==> flow/design.v <==
`timescale 1ns / 1ps
module CordicMachine(
	input clk,
	input [12:0] x_0,
	input [12:0] y_0,
	input [12:0] z_0,
	input [31:0] stage,
	output reg [12:0] x_N,
	output reg [12:0] y_N,
	output reg [12:0] z_N
);
	reg [12:0] arctan [12:0];
	initial begin
	arctan[0] = 13'b0101101000000;
	arctan[1] = 13'b0011010100100;
	arctan[2] = 13'b0001110000010;
	arctan[3] = 13'b0000111001000;
	arctan[4] = 13'b0000011100100;
	arctan[5] = 13'b0000001110010;
	arctan[6] = 13'b0000000111001;
	arctan[7] = 13'b0000000011100;
	arctan[8] = 13'b0000000001110;
	arctan[9] = 13'b0000000000111;
	arctan[10] = 13'b0000000000011;
	arctan[11] = 13'b0000000000001;
	arctan[12] = 13'b0000000000000;
	end
	wire signed [12:0] x_s = x_0;
	wire signed [12:0] y_s = y_0;
	wire [12:0] x_sh = x_s >>> stage;
	wire [12:0] y_sh = y_s >>> stage;
	always @(posedge clk) begin
		if (stage != 10) begin
			x_N <= z_0[12] ? x_0 + y_sh : x_0 - y_sh;
			y_N <= z_0[12] ? y_0 - x_sh : y_0 + x_sh;
			z_N <= z_0[12] ? z_0 + arctan[stage] : z_0 - arctan[stage];
		end
	end
endmodule
`timescale 1ns / 1ps
module Cordic(
	input clk, 
	input [12:0] x_0,
	input [12:0] y_0,
	input [12:0] z_0,
	output [12:0] x_N,
	output [12:0] y_N,
	output [12:0] z_N
);
	wire [12:0] x0, y0, z0;
	wire [12:0] x1, y1, z1;
	wire [12:0] x2, y2, z2;
	wire [12:0] x3, y3, z3;
	wire [12:0] x4, y4, z4;
	wire [12:0] x5, y5, z5;
	wire [12:0] x6, y6, z6;
	wire [12:0] x7, y7, z7;
	wire [12:0] x8, y8, z8;
	wire [12:0] x9, y9, z9;
	CordicMachine C1 (.clk(clk), .x_0(x_0), .y_0(y_0), .z_0(z_0), .stage(0), .x_N(x0), .y_N(y0), .z_N(z0));
	CordicMachine C2 (.clk(clk), .x_0(x0), .y_0(y0), .z_0(z0), .stage(1), .x_N(x1), .y_N(y1), .z_N(z1));
	CordicMachine C3 (.clk(clk), .x_0(x1), .y_0(y1), .z_0(z1), .stage(2), .x_N(x2), .y_N(y2), .z_N(z2));
	CordicMachine C4 (.clk(clk), .x_0(x2), .y_0(y2), .z_0(z2), .stage(3), .x_N(x3), .y_N(y3), .z_N(z3));
	CordicMachine C5 (.clk(clk), .x_0(x3), .y_0(y3), .z_0(z3), .stage(4), .x_N(x4), .y_N(y4), .z_N(z4));
	CordicMachine C6 (.clk(clk), .x_0(x4), .y_0(y4), .z_0(z4), .stage(5), .x_N(x5), .y_N(y5), .z_N(z5));
	CordicMachine C7 (.clk(clk), .x_0(x5), .y_0(y5), .z_0(z5), .stage(6), .x_N(x6), .y_N(y6), .z_N(z6));
	CordicMachine C8 (.clk(clk), .x_0(x6), .y_0(y6), .z_0(z6), .stage(7), .x_N(x7), .y_N(y7), .z_N(z7));
	CordicMachine C9 (.clk(clk), .x_0(x7), .y_0(y7), .z_0(z7), .stage(8), .x_N(x8), .y_N(y8), .z_N(z8));
	CordicMachine C10 (.clk(clk), .x_0(x8), .y_0(y8), .z_0(z8), .stage(9), .x_N(x9), .y_N(y9), .z_N(z9));
	assign x_N = x9;
	assign y_N = y9;
	assign z_N = z9;
endmodule
# Tool chain data of Cordic
# The steps from the RTL of Cordic to its reports follow in flow order.
# Lines are those of the file above, counted from 1.
# The mark n/a stands for no value.
dict set report inputs {
  design {Cordic}
  clk_port {clk}
  lib {sky130hd}
  lib_corner {tt_025C_1v80}
}

# After elaboration
# Source: Yosys, flattened and elaborated, memories not mapped. Widths are those after wreduce; folded enables and synchronous resets count as part of the registers. Registers that Yosys merges into a memory's read port (data or address) are not register bits. Print and check cells do not count. Equal cells are merged and count once.
# Memory sizes are those after Yosys's memory passes, which may raise the word count (mostly to a power of two), join words into wider ones and drop unused or constant bits.
dict set report classes {
  add_sub_neg 59
  muxes 30
}
# op count
set op_table {}
lappend op_table {{subtractor 13 bit} 30}
lappend op_table {{two-way mux 13 bit} 30}
lappend op_table {{adder 13 bit} 29}
dict set report bits {
  ff_bits 390
  romBits 1560
  memories 10
  in_bits 40
}
# memory words word_bits read_ports write_ports line
set memory_table {}
lappend memory_table {C1.arctan 13 12 1 0 12} ;# reg [12:0] arctan [12:0];
lappend memory_table {C10.arctan 13 12 1 0 12}
lappend memory_table {C2.arctan 13 12 1 0 12}
lappend memory_table {C3.arctan 13 12 1 0 12}
lappend memory_table {C4.arctan 13 12 1 0 12}
lappend memory_table {C5.arctan 13 12 1 0 12}
# Memories not listed: 4.

# Logic depth
# Yosys ltp: most cells in a row. Word level: on the elaborated netlist, between registers, memories and ports. Mapped: between sequential cells and ports; inverters and the memories' decode and read muxes count.
dict set report logic_depth {
  ltp_word 2
  ABC_AREA 0
  depth_mapped 14
}

# After synthesis
# The flow's flattened synthesis, as Yosys stat reports it; memories are mapped. The netlist is that of the ABC_AREA named above (0 if unset); the other value can give another one.
# The area totals of this step are shown rounded.
dict set report mapped {
  mapped_cells 2875
  synth_area_um2 25880
  sequential_area_um2 7787
  flip_flops 389
}
# cell_type count area_total_um2
set by_type {}
lappend by_type {sky130_fd_sc_hd__dfxtp_1 389 7.79E+03}
lappend by_type {sky130_fd_sc_hd__ha_1 376 4.7E+03}
lappend by_type {sky130_fd_sc_hd__xnor2_1 274 2.4E+03}
lappend by_type {sky130_fd_sc_hd__a21oi_1 267 1.34E+03}
lappend by_type {sky130_fd_sc_hd__xor2_1 122 1.07E+03}
lappend by_type {sky130_fd_sc_hd__nor2_1 233 874.589}
lappend by_type {sky130_fd_sc_hd__inv_1 219 822.038}
lappend by_type {sky130_fd_sc_hd__fa_1 31 620.595}
lappend by_type {sky130_fd_sc_hd__nor3_1 107 535.514}
lappend by_type {sky130_fd_sc_hd__nand2_1 134 502.982}
lappend by_type {sky130_fd_sc_hd__a21o_1 64 480.461}
lappend by_type {sky130_fd_sc_hd__o21ai_0 88 440.422}
lappend by_type {sky130_fd_sc_hd__o21a_1 41 307.795}
lappend by_type {sky130_fd_sc_hd__o21bai_1 37 277.766}
lappend by_type {sky130_fd_sc_hd__mux2i_1 25 250.24}
lappend by_type {sky130_fd_sc_hd__nor2b_1 36 225.216}
lappend by_type {sky130_fd_sc_hd__o211ai_1 24 180.173}
lappend by_type {sky130_fd_sc_hd__mux2_2 15 168.912}
# Other cell types: 61; their cells: 393.
# By module: a second synthesis without flattening, with its own total; a netlist apart from the flattened one above.
dict set report unflattened {
  hier_cells 5992
  hier_area_um2 52620
}
# Each row is one instance without its submodules.
# mod instances cells mod_area_um2 seq_area_um2
set modules {}
lappend modules {CordicMachine 10 599 5261 1171}
lappend modules {Cordic 1 2 7.5 0.0}

# Worst setup path after synthesis
# Path of least setup slack by OpenSTA after synthesis, without wires, with an ideal clock, recovery checks aside; 20% of the period is set as input and as output delay. Where synthesis merged equal registers, the netlist keeps one of their names.
dict set report synth_timing {
  kind {reg-to-reg}
  from {reg C2.z_N[12]}
  to {reg C3.x_N[11]}
  tclk_ns 3.2
  setup_ns 0.118
  launch_ns 0.000
  arrival_time_ns 2.782
  required_time_ns 3.082
  path_slack_ns 0.300
  path_delay_ns 2.900
  driving_pins 12
  synth_period_reached_ns 2.9
}
# "path_delay_ns" is the arrival time less input delay plus setup time.
# "driving_pins": output pins that drive a net of the path, with the launching flip-flop's if there is one; two outputs of one cell count as two.
# "synth_period_reached_ns" is the clock period less the worst setup slack; recovery checks do not enter. This is arithmetic on one report: input and output delays are still those of the set period (20% each).
# The rows between start and end are the longest chain of elaborated cells between them; the timing report does not say that the signal goes this way. Where chains are equally long, one stands for them.
# Each line given opens the expression or statement behind the cell; cells for indexed reads and writes are added by Yosys, which also makes memories of some case tables.
dict set report synth_between {
  cell_sequence {sky130_fd_sc_hd__dfxtp_1 sky130_fd_sc_hd__clkbuf_1 sky130_fd_sc_hd__clkbuf_1 sky130_fd_sc_hd__mux2_2 sky130_fd_sc_hd__ha_1 sky130_fd_sc_hd__a21oi_1 sky130_fd_sc_hd__o211ai_1 sky130_fd_sc_hd__a31oi_1 sky130_fd_sc_hd__nor2b_1 sky130_fd_sc_hd__o21a_1 sky130_fd_sc_hd__o41a_1 sky130_fd_sc_hd__xor2_1}
  elab_chain_len 1
  cone_cells 1
  lines_between 1
}
# element line
set synth_lines {}
lappend synth_lines {{from (decl)} 10} ;# output reg [12:0] z_N
lappend synth_lines {{from (assign)} 36} ;# z_N <= z_0[12] ? z_0 + arctan[stage] : z_0 - arctan[stage];
lappend synth_lines {{two-way mux 13 bit} 34} ;# x_N <= z_0[12] ? x_0 + y_sh : x_0 - y_sh;
lappend synth_lines {{to (assign)} 34}
lappend synth_lines {{to (decl)} 8} ;# output reg [12:0] x_N,

# Worst path after layout
# From the final timing report of record 1: the path of least setup slack in the routed layout; clock arrival at registers is part of the times.
dict set report layout_timing {
  kind {reg-to-reg}
  from {reg C4.x_N[4]}
  to {reg C5.y_N[9]}
  tclk_ns 3.11
  setup_ns 0.12
  launch_ns 0.59
  arrival_time_ns 3.49
  required_time_ns 3.57
  path_slack_ns 0.08
  driving_pins 11
}
# The rows between start and end are the longest chain of elaborated cells between them; the timing report does not say that the signal goes this way. Where chains are equally long, one stands for them.
dict set report layout_between {
  cell_sequence {sky130_fd_sc_hd__dfxtp_1 sky130_fd_sc_hd__inv_1 sky130_fd_sc_hd__ha_1 sky130_fd_sc_hd__mux2i_1 sky130_fd_sc_hd__ha_1 sky130_fd_sc_hd__nor2b_1 sky130_fd_sc_hd__o21a_1 sky130_fd_sc_hd__o21ai_0 sky130_fd_sc_hd__a21oi_1 sky130_fd_sc_hd__o31a_1 sky130_fd_sc_hd__o311ai_0}
  elab_chain_len 2
  cone_cells 3
  lines_between 1
}
# element line
set layout_lines {}
lappend layout_lines {{from (decl)} 8} ;# output reg [12:0] x_N,
lappend layout_lines {{from (assign)} 34} ;# x_N <= z_0[12] ? x_0 + y_sh : x_0 - y_sh;
lappend layout_lines {{adder 13 bit} 35} ;# y_N <= z_0[12] ? y_0 - x_sh : y_0 + x_sh;
lappend layout_lines {{two-way mux 13 bit} 35}
lappend layout_lines {{to (assign)} 35}
lappend layout_lines {{to (decl)} 9} ;# output reg [12:0] y_N,

# Measured data: module Cordic, platform sky130hd, 3 stored runs of the flow under differing settings, order arbitrary. Input and output delays are each 20% of the period that was set; the output load is 0.01 pF.
# "achievedPeriod_ns" is the run's clock period less its worst setup slack. It is reckoned from that one timing run; input and output delays stay at 20% of the period that was set.
# "worst_path_allowed_less_slack_ns" = time allowed to the worst setup path (clock period - input delay - output delay, where it has them) - its slack; a late launch clock adds to it, a late capture clock takes from it.
# Results are given in rounded form.
run="record 1" settings CORE_UTILIZATION=40 period_ns=3.11 CAP_MARGIN=20 CORE_MARGIN=2 SLEW_MARGIN=20
run="record 1" results fin_hold_ws_ns=0.322 finish.stdcell_area_um2=29980 synthArea_um2=25880 final_setup_tns_ns=0.000 achievedPeriod_ns=3.027 post_route_util_pct=46.7 worst_path_allowed_less_slack_ns=3.03 timing.worst_path_kind="reg-to-reg" die_um2=66740 setup_worst_slack_ns=0.083
run="record 2" settings CAP_MARGIN=15 CORE_UTILIZATION=18 CTS_CLUSTER_SIZE=15 TNS_END_PERCENT=5 period_ns=5.37 CORE_MARGIN=2 SLEW_MARGIN=20
run="record 2" results achievedPeriod_ns=3.416 synthArea_um2=25880 post_route_util_pct=21.1 die_um2=146800 final_setup_tns_ns=0.000 fin_hold_ws_ns=0.325 setup_worst_slack_ns=1.954 worst_path_allowed_less_slack_ns=3.42 timing.worst_path_kind="reg-to-reg" finish.stdcell_area_um2=30240
run="record 3" settings CORE_UTILIZATION=40 period_ns=3.2 CAP_MARGIN=20 CORE_MARGIN=2 SLEW_MARGIN=20
run="record 3" results die_um2=66740 setup_worst_slack_ns=0.100 achievedPeriod_ns=3.100 worst_path_allowed_less_slack_ns=3.10 timing.worst_path_kind="reg-to-reg" post_route_util_pct=46.1 fin_hold_ws_ns=0.326 finish.stdcell_area_um2=29590 final_setup_tns_ns=0.000 synthArea_um2=25880
